==> flow/design.v <==
module data_syn(
    input logic clk_i,
    input logic rst_n_i,
    input logic data_i,
    output logic data_o
);
logic data_a, data_b;
assign data_o = data_b;
always_ff @(posedge clk_i or negedge rst_n_i)
begin
    if (!rst_n_i) begin
        data_a <= 1'b0;
        data_b <= 1'b0;
    end else begin
        data_a <= data_i;
        data_b <= data_a;
    end
end
endmodule
module edge2en(
    input logic clk_i,
    input logic rst_n_i,
    input logic data_i,
    output logic pos_edge_o,
    output logic neg_edge_o,
    output logic any_edge_o
);
logic data_a, data_b;
assign pos_edge_o = ~data_b & data_a;
assign neg_edge_o = ~data_a & data_b;
assign any_edge_o =  data_a ^ data_b;
always_ff @(posedge clk_i or negedge rst_n_i)
begin
    if (!rst_n_i) begin
        data_a <= 1'b0;
        data_b <= 1'b0;
    end else begin
        data_a <= data_i;
        data_b <= data_a;
    end
end
endmodule
module startup #(
    parameter int W = 32
) (
    input logic clk_i,
    input logic rst_n_i,
    input logic  [4:0] gate_sync_i,
    input logic [W-1:0] gate_shift_i,
    output logic [4:0] gate_en_o
);
logic  [4:0] gate_en;
logic [W-1:0] gate_cnt;
logic        gate_next;
logic        gate_done;
assign gate_en_o = gate_en;
edge2en gate_next_en(
    .clk_i(clk_i),
    .rst_n_i(rst_n_i),
    .data_i(gate_done & (gate_en == gate_sync_i)),
    .pos_edge_o(gate_next)
);
always_ff @(posedge clk_i or negedge rst_n_i)
begin
    if (!rst_n_i) begin
        gate_en   <= 5'b00000;
        gate_cnt  <= {W{1'b0}};
        gate_done <= 1'b0;
    end else begin
        gate_en   <= gate_next ? {gate_en[3:0], (gate_sync_i != 5'b01111)} : gate_en;
        gate_cnt  <= gate_next ? {W{1'b0}} : gate_cnt + 1'b1;
        gate_done <= gate_next ? 1'b0 : (gate_cnt == gate_shift_i) ? 1'b1 : gate_done;
    end
end
endmodule
module measure #(
    parameter int W = 32
) (
    input logic clk_i,
    input logic rst_n_i,
    input logic sig_clk_i,
    input logic        gate_en_i,
    input logic [W-1:0] gate_total_i,
    output logic        reg_wr_en_o,
    output logic [2*W-1:0] reg_wr_data_o,
    output logic gate_sync_o
);
logic sig_clk_s;
logic sig_clk_p;
logic gate_sync;
logic gate_sync_n;
logic        gate_en;
logic [W-1:0] gate_cnt;
logic [W-1:0] sig_clk_cnt;
logic [W-1:0] ref_clk_cnt;
logic        reg_wr_en;
logic [2*W-1:0] reg_wr_data;
assign reg_wr_en_o   = reg_wr_en;
assign reg_wr_data_o = reg_wr_data;
assign gate_sync_o = gate_sync;
data_syn sig_clk_syn(
    .clk_i(clk_i),
    .rst_n_i(rst_n_i),
    .data_i(sig_clk_i),
    .data_o(sig_clk_s)
);
edge2en sig_clk_en(
    .clk_i(clk_i),
    .rst_n_i(rst_n_i),
    .data_i(sig_clk_s),
    .pos_edge_o(sig_clk_p)
);
edge2en gate_sync_en(
    .clk_i(clk_i),
    .rst_n_i(rst_n_i),
    .data_i(gate_sync),
    .neg_edge_o(gate_sync_n)
);
always_ff @(posedge clk_i or negedge rst_n_i)
begin
    if (!rst_n_i) begin
        gate_en  <= 1'b0;
        gate_cnt <= {W{1'b0}};
        gate_sync <= 1'b0;
        sig_clk_cnt <= {W{1'b0}};
        ref_clk_cnt <= {W{1'b0}};
        reg_wr_en   <= 1'b0;
        reg_wr_data <= {(2*W){1'b0}};
    end else begin
        if (gate_sync) begin
            gate_en  <= (gate_cnt == gate_total_i) ? 1'b0 : gate_en;
            gate_cnt <= (gate_cnt == gate_total_i) ? {W{1'b0}} : gate_cnt + 1'b1;
            gate_sync <= (sig_clk_p & ~gate_en) ? 1'b0 : gate_sync;
            sig_clk_cnt <= sig_clk_p ? sig_clk_cnt + 1'b1 : sig_clk_cnt;
            ref_clk_cnt <= ref_clk_cnt + 1'b1;
        end else begin
            gate_en  <= gate_en_i;
            gate_cnt <= {W{1'b0}};
            gate_sync <= (sig_clk_p & gate_en) ? 1'b1 : gate_sync;
            sig_clk_cnt <= reg_wr_en ? {W{1'b0}} : sig_clk_cnt;
            ref_clk_cnt <= reg_wr_en ? {W{1'b0}} : ref_clk_cnt;
        end
        reg_wr_en   <= gate_sync_n;
        reg_wr_data <= gate_sync_n ? {ref_clk_cnt, sig_clk_cnt} : reg_wr_data;
    end
end
endmodule
`timescale 1ns / 1ps
module axi_dfm_v1_0(
    input logic s_axi_aclk,
    input logic s_axi_aresetn,
    input  logic [31:0] s_axi_awaddr,
    input  logic        s_axi_awvalid,
    output logic        s_axi_awready,
    input  logic [31:0] s_axi_wdata,
    input  logic        s_axi_wvalid,
    output logic        s_axi_wready,
    output logic s_axi_bvalid,
    input  logic s_axi_bready,
    input  logic [31:0] s_axi_araddr,
    input  logic        s_axi_arvalid,
    output logic        s_axi_arready,
    output logic [31:0] s_axi_rdata,
    output logic        s_axi_rvalid,
    input  logic        s_axi_rready,
    input  logic signal_in,
    output logic signal_done
);
localparam int W = 16;
logic [4:0] gate_en;
logic [4:0] gate_sync;
logic [W-1:0] gate_shift;
logic [W-1:0] gate_total;
logic     [4:0] raw_wr_en;
logic [2*W-1:0] raw_wr_data[5];
logic           reg_wr_en;
logic [2*W-1:0] reg_wr_data;
logic [2*W-1:0] reg_rd_data;
assign s_axi_awready = s_axi_aresetn && s_axi_awvalid && (!s_axi_bvalid || s_axi_bready);
assign s_axi_wready  = s_axi_aresetn && s_axi_wvalid  && (!s_axi_bvalid || s_axi_bready);
assign s_axi_arready = s_axi_aresetn && s_axi_arvalid && (!s_axi_rvalid || s_axi_rready);
assign signal_done = reg_wr_en;
always_ff @(posedge s_axi_aclk or negedge s_axi_aresetn)
begin
    if (!s_axi_aresetn) begin
        gate_shift <= {W{1'b0}};
        gate_total <= {W{1'b0}};
        reg_rd_data <= {(2*W){1'b0}};
        s_axi_bvalid <= 1'b0;
        s_axi_rvalid <= 1'b0;
        s_axi_rdata <= 32'h0000_0000;
    end else begin
        if (s_axi_awready) begin
            case (s_axi_awaddr[7:0])
                8'h00:
                    gate_shift <= s_axi_wdata[W-1:0];
                8'h04:
                    gate_total <= s_axi_wdata[W-1:0];
                default:
                    reg_rd_data <= reg_wr_data;
            endcase
        end
        if (s_axi_arready) begin
            case (s_axi_araddr[7:0])
                8'h00:
                    s_axi_rdata <= {{(32-W){1'b0}}, gate_shift};
                8'h04:
                    s_axi_rdata <= {{(32-W){1'b0}}, gate_total};
                8'h08:
                    s_axi_rdata <= {{(32-W){1'b0}}, reg_rd_data[W-1:0]};
                8'h0C:
                    s_axi_rdata <= {{(32-W){1'b0}}, reg_rd_data[2*W-1:W]};
                default:
                    s_axi_rdata <= 32'h0000_0000;
            endcase
        end
        s_axi_bvalid <= (s_axi_bvalid & ~s_axi_bready) | s_axi_awready;
        s_axi_rvalid <= (s_axi_rvalid & ~s_axi_rready) | s_axi_arready;
    end
end
startup #(.W(W)) startup(
    .clk_i(s_axi_aclk),
    .rst_n_i(s_axi_aresetn),
    .gate_sync_i(gate_sync),
    .gate_shift_i(gate_shift),
    .gate_en_o(gate_en)
);
genvar i;
generate
    for (i = 0; i < 5; i = i + 1) begin: measure_block
        measure #(.W(W)) measure(
            .clk_i(s_axi_aclk),
            .rst_n_i(s_axi_aresetn),
            .sig_clk_i(signal_in),
            .gate_en_i(gate_en[i]),
            .gate_total_i(gate_total),
            .reg_wr_en_o(raw_wr_en[i]),
            .reg_wr_data_o(raw_wr_data[i]),
            .gate_sync_o(gate_sync[i])
        );
    end
endgenerate
always_ff @(posedge s_axi_aclk or negedge s_axi_aresetn)
begin
    if (!s_axi_aresetn) begin
        reg_wr_en   <= 1'b0;
        reg_wr_data <= {(2*W){1'b0}};
    end else begin
        reg_wr_en <= raw_wr_en[0] | raw_wr_en[1] | raw_wr_en[2] | raw_wr_en[3] | raw_wr_en[4];
        case (raw_wr_en)
            5'b00001:
                reg_wr_data <= raw_wr_data[0];
            5'b00010:
                reg_wr_data <= raw_wr_data[1];
            5'b00100:
                reg_wr_data <= raw_wr_data[2];
            5'b01000:
                reg_wr_data <= raw_wr_data[3];
            5'b10000:
                reg_wr_data <= raw_wr_data[4];
            default:
                reg_wr_data <= reg_wr_data;
        endcase
    end
end
endmodule
* Step by step through the tools: axi_dfm_v1_0
The steps from the RTL of axi_dfm_v1_0 to its reports follow in flow order. Lines are those of the file above, counted from 1. Operators: Yosys type, input widths -> output width; for muxes data width and select width s. Library cell names are shortened. A cell with -- has no value.
Design: design top axi_dfm_v1_0, clock input s_axi_aclk, library sky130hd, timing corner tt_025C_1v80

* After elaboration
Yosys after proc, flatten, opt, wreduce and memory -nomap, before mapping. Print and check cells are not counted. Equal cells are merged and count once.
Storage and ports: cells after elaboration 234, flip-flop bits (word level) 584, output and inout port bits 38, input bits 104
Cells by class: equality and inequality tests 27, muxes and demuxes 60, reductions and logical operators 28, bitwise operators 41, add/subtract/negate cells 16
Operators by type and width (count):
- $mux 16 | 31
- $add 16x1->16 const B | 16
- $pmux 32 s5 | 1
- $eq 16x16->1 | 6
- $pmux 16 s4 | 1
- $mux 1 | 27
- $and 1x1->1 | 20
- $ne 2x2->1 const B | 8
- $reduce_and 2->1 | 8
- $eq 8x3->1 const B | 2
- $eq 8x4->1 const B | 2
- $logic_not 8->1 | 2
- $not 1->1 | 15
- $reduce_bool 2->1 | 6
- $or 1x1->1 | 6
- $logic_and 1x1->1 | 6
- $eq 5x1->1 const B | 1
- $eq 5x2->1 const B | 1
- $eq 5x3->1 const B | 1
- $eq 5x4->1 const B | 1
- $ne 5x4->1 const B | 1
- $eq 5x5->1 | 1
- $eq 5x5->1 const B | 1
- $reduce_bool 5->1 | 1
- $ne 2x1->1 const B | 2
- $logic_or 1x1->1 | 2
- $logic_not 1->1 | 2
- $reduce_or 2->1 | 1

* Depth
Yosys ltp: most cells in a row. Word level: on the elaborated netlist, between registers, memories and ports. Mapped: between sequential cells and ports; inverters and the memories' decode and read muxes count.
Depth: depth after elaboration 5, ABC_AREA 1, depth in mapped cells 11, gate-level depth less buffers 10

* Mapped cells and area
Source: synth_stat.txt of the flow (Yosys; design flattened, memories mapped). It holds for the ABC_AREA given above (unset counts as 0); a run with the other value may have another netlist.
Cells by type:
- dfrtp_1 | count 568, area in all 1.42E+04 µm²
- nand2_1 | count 1123, area in all 4.22E+03 µm²
- inv_1 | count 491, area in all 1.84E+03 µm²
- o21ai_0 | count 313, area in all 1.57E+03 µm²
- nor2_1 | count 410, area in all 1.54E+03 µm²
- nand3_1 | count 257, area in all 1.29E+03 µm²
- xor2_1 | count 55, area in all 481.712 µm²
- o22ai_1 | count 73, area in all 456.688 µm²
- a21oi_1 | count 87, area in all 435.418 µm²
- nand4_1 | count 57, area in all 356.592 µm²
- clkbuf_1 | count 74, area in all 277.766 µm²
- ha_1 | count 21, area in all 262.752 µm²
- nor3_1 | count 52, area in all 260.25 µm²
- buf_4 | count 22, area in all 165.158 µm²
- buf_2 | count 31, area in all 155.149 µm²
- o21bai_1 | count 9, area in all 67.565 µm²
- o31ai_1 | count 9, area in all 67.565 µm²
- nor3_2 | count 6, area in all 60.058 µm²
Other cell types: 25; their cells: 76.
Synthesis totals: mapped flip-flops 568, cell count 3734, sequential part of the area 0.0142136 mm², buffer cells 136, cell area after synthesis 0.0282521 mm²

* Timing after synthesis
OpenSTA on the mapped netlist: ideal clock, no wires. The path of least setup slack (recovery checks aside). Input and output delay are each 20% of the period. Register names are those of the netlist, which keeps one name where synthesis merged equal registers.
Timing path post-synthesis: path type input to output, start point input port s_axi_awvalid, end point output port s_axi_awready, input delay 1000 ps, launch time at the first pin 1000 ps, stages 3, path buffers 1, data required time 4000 ps, output delay 1000 ps, delay of the path 689 ps, period 5000 ps, path slack 2311 ps, arrival time 1689 ps, synthesis period reached 2689 ps
"delay of the path" is the arrival time less input delay plus setup time. At an output port there is no setup time. "stages" counts driving pins, that of a launching flip-flop among them; a cell with two outputs on the path counts twice. "synthesis period reached" is the clock period less the worst setup slack; recovery checks do not enter. This is arithmetic on one report: input and output delays are still those of the set period (20% each). The rows between start and end are the longest chain of elaborated cells between them; the timing report does not say that the signal goes this way. Where chains are equally long, one stands for them. Each line given opens the expression or statement behind the cell; cells for indexed reads and writes are added by Yosys, which also makes memories of some case tables.
Between the ends, post-synthesis: cells stage by stage inv_1 > nor3_4 > clkbuf_1, cells in the longest elaborated chain 2, elaborated cells between the ends (all ways) 2, source lines of those cells 1, classes of those cells reduce/logical (2)
RTL lines, path post-synthesis:
- from (decl) | RTL line 153 | input  logic        s_axi_awvalid,
- $logic_and 1x1->1 (2 in a row) | RTL line 179 | assign s_axi_awready = s_axi_aresetn && s_axi_awvalid && (!s_axi_bvalid || s_axi_bready);
- to (decl) | RTL line 154 | output logic        s_axi_awready,

* Timing after layout
Path of least setup slack in the final report of run A (OpenROAD, finished layout, wires in). Where an end is a register, its clock arrival counts in the times. The report prints the path's times to 10 ps; the period is as set.
Timing path after layout: path type input to output, start point input port s_axi_bready, end point output port s_axi_awready, path slack 780 ps, data required time 2640 ps, period 3300 ps, output delay 660 ps, input delay 660 ps, stages 5, launch time at the first pin 660 ps, path buffers 3, arrival time 1860 ps
The rows between start and end are the longest chain of elaborated cells between them; the timing report does not say that the signal goes this way. Where chains are equally long, one stands for them.
Between the ends, after layout: cells stage by stage clkdlybuf4s50_1 > nor2_2 > nor3_4 > clkbuf_8 > buf_6, cells in the longest elaborated chain 2, elaborated cells between the ends (all ways) 2, classes of those cells reduce/logical (2)
RTL lines, path after layout:
- from (decl) | RTL line 159 | input  logic s_axi_bready,
- $logic_or 1x1->1 | RTL line 179 | assign s_axi_awready = s_axi_aresetn && s_axi_awvalid && (!s_axi_bvalid || s_axi_bready);
- $logic_and 1x1->1 | RTL line 179
- to (decl) | RTL line 154 | output logic        s_axi_awready,

Ticket comment

Measured results for axi_dfm_v1_0: 5 stored runs of the Yosys and OpenROAD flow on sky130hd. The settings differ; the order carries no meaning. The constraints put input and output delay at 20% of the set period each and load the outputs with 0.01 pF.
"period reached": clock period set for the run, less the worst setup slack. It is reckoned from that one timing run; input and output delays stay at 20% of the period that was set.
"critical setup path time": the worst setup path's part of the clock period (all of it between registers, 20% less for each end at a port) less its slack. A launch clock that arrives late makes it longer, a capture clock that arrives late makes it shorter.
"critical setup path time" is given in steps of 10 ps.

* Run A | settings: ABC_AREA 1; CELL_PAD_IN_SITES_DETAIL_PLACEMENT 1; CELL_PAD_IN_SITES_GLOBAL_PLACEMENT 3; CORE_ASPECT_RATIO 0.56; CORE_UTILIZATION 34; CTS_CLUSTER_DIAMETER 28; CTS_CLUSTER_SIZE 59; GPL_TIMING_DRIVEN 0; MAX_ROUTING_LAYER met4; MIN_ROUTING_LAYER met1; PLACE_DENSITY_LB_ADDON 0.26; SETUP_SLACK_MARGIN 0.89; SLEW_MARGIN 20; TNS_END_PERCENT 25; period_ns 3.3; CAP_MARGIN 20; CORE_MARGIN 2 | results: netlist area reported by Yosys 0.0282521 mm²; period reached 2518 ps; die area 0.0855142 mm²; standard-cell area after layout 0.0358444 mm²; critical setup path time 1200 ps; worst setup path type input to output; worst setup slack after layout 782 ps
* Run B | settings: CORE_UTILIZATION 40; PLACE_DENSITY 0.6; SETUP_SLACK_MARGIN 0.62; period_ns 3.55; CAP_MARGIN 20; CORE_MARGIN 2; SLEW_MARGIN 20 | results: netlist area reported by Yosys 0.0269584 mm²; period reached 2850 ps; die area 0.0694876 mm²; standard-cell area after layout 0.030762 mm²; critical setup path time 1430 ps; worst setup path type input to output; worst setup slack after layout 700 ps
* Run C | settings: CORE_UTILIZATION 40; PLACE_DENSITY 0.6; period_ns 5.03; CAP_MARGIN 20; CORE_MARGIN 2; SLEW_MARGIN 20 | results: netlist area reported by Yosys 0.0269584 mm²; period reached 3536 ps; die area 0.0694876 mm²; standard-cell area after layout 0.030742 mm²; critical setup path time 1520 ps; worst setup path type input to output; worst setup slack after layout 1494 ps
* Run D | settings: CAP_MARGIN 0; CELL_PAD_IN_SITES_DETAIL_PLACEMENT 2; CORE_MARGIN 8; CORE_UTILIZATION 39; CTS_CLUSTER_DIAMETER 330; CTS_CLUSTER_SIZE 25; GPL_ROUTABILITY_DRIVEN 1; HOLD_SLACK_MARGIN 0.3; MIN_ROUTING_LAYER met2; PLACE_DENSITY_LB_ADDON 0.24; SLEW_MARGIN 0; TNS_END_PERCENT 100; period_ns 3.45 | results: netlist area reported by Yosys 0.0269584 mm²; period reached 2963 ps; die area 0.0777936 mm²; standard-cell area after layout 0.0292893 mm²; critical setup path time 1580 ps; worst setup path type input to output; worst setup slack after layout 487 ps
* Run E | settings: CAP_MARGIN 0; CELL_PAD_IN_SITES_DETAIL_PLACEMENT 0; CORE_MARGIN 8; CORE_UTILIZATION 39; CTS_CLUSTER_DIAMETER 330; CTS_CLUSTER_SIZE 25; GPL_ROUTABILITY_DRIVEN 1; HOLD_SLACK_MARGIN 0.3; MIN_ROUTING_LAYER met2; PLACE_DENSITY_LB_ADDON 0.24; SLEW_MARGIN 35; TNS_END_PERCENT 100; period_ns 3.45 | results: netlist area reported by Yosys 0.0269584 mm²; period reached 2941 ps; die area 0.0777936 mm²; standard-cell area after layout 0.0294007 mm²; critical setup path time 1560 ps; worst setup path type input to output; worst setup slack after layout 509 ps
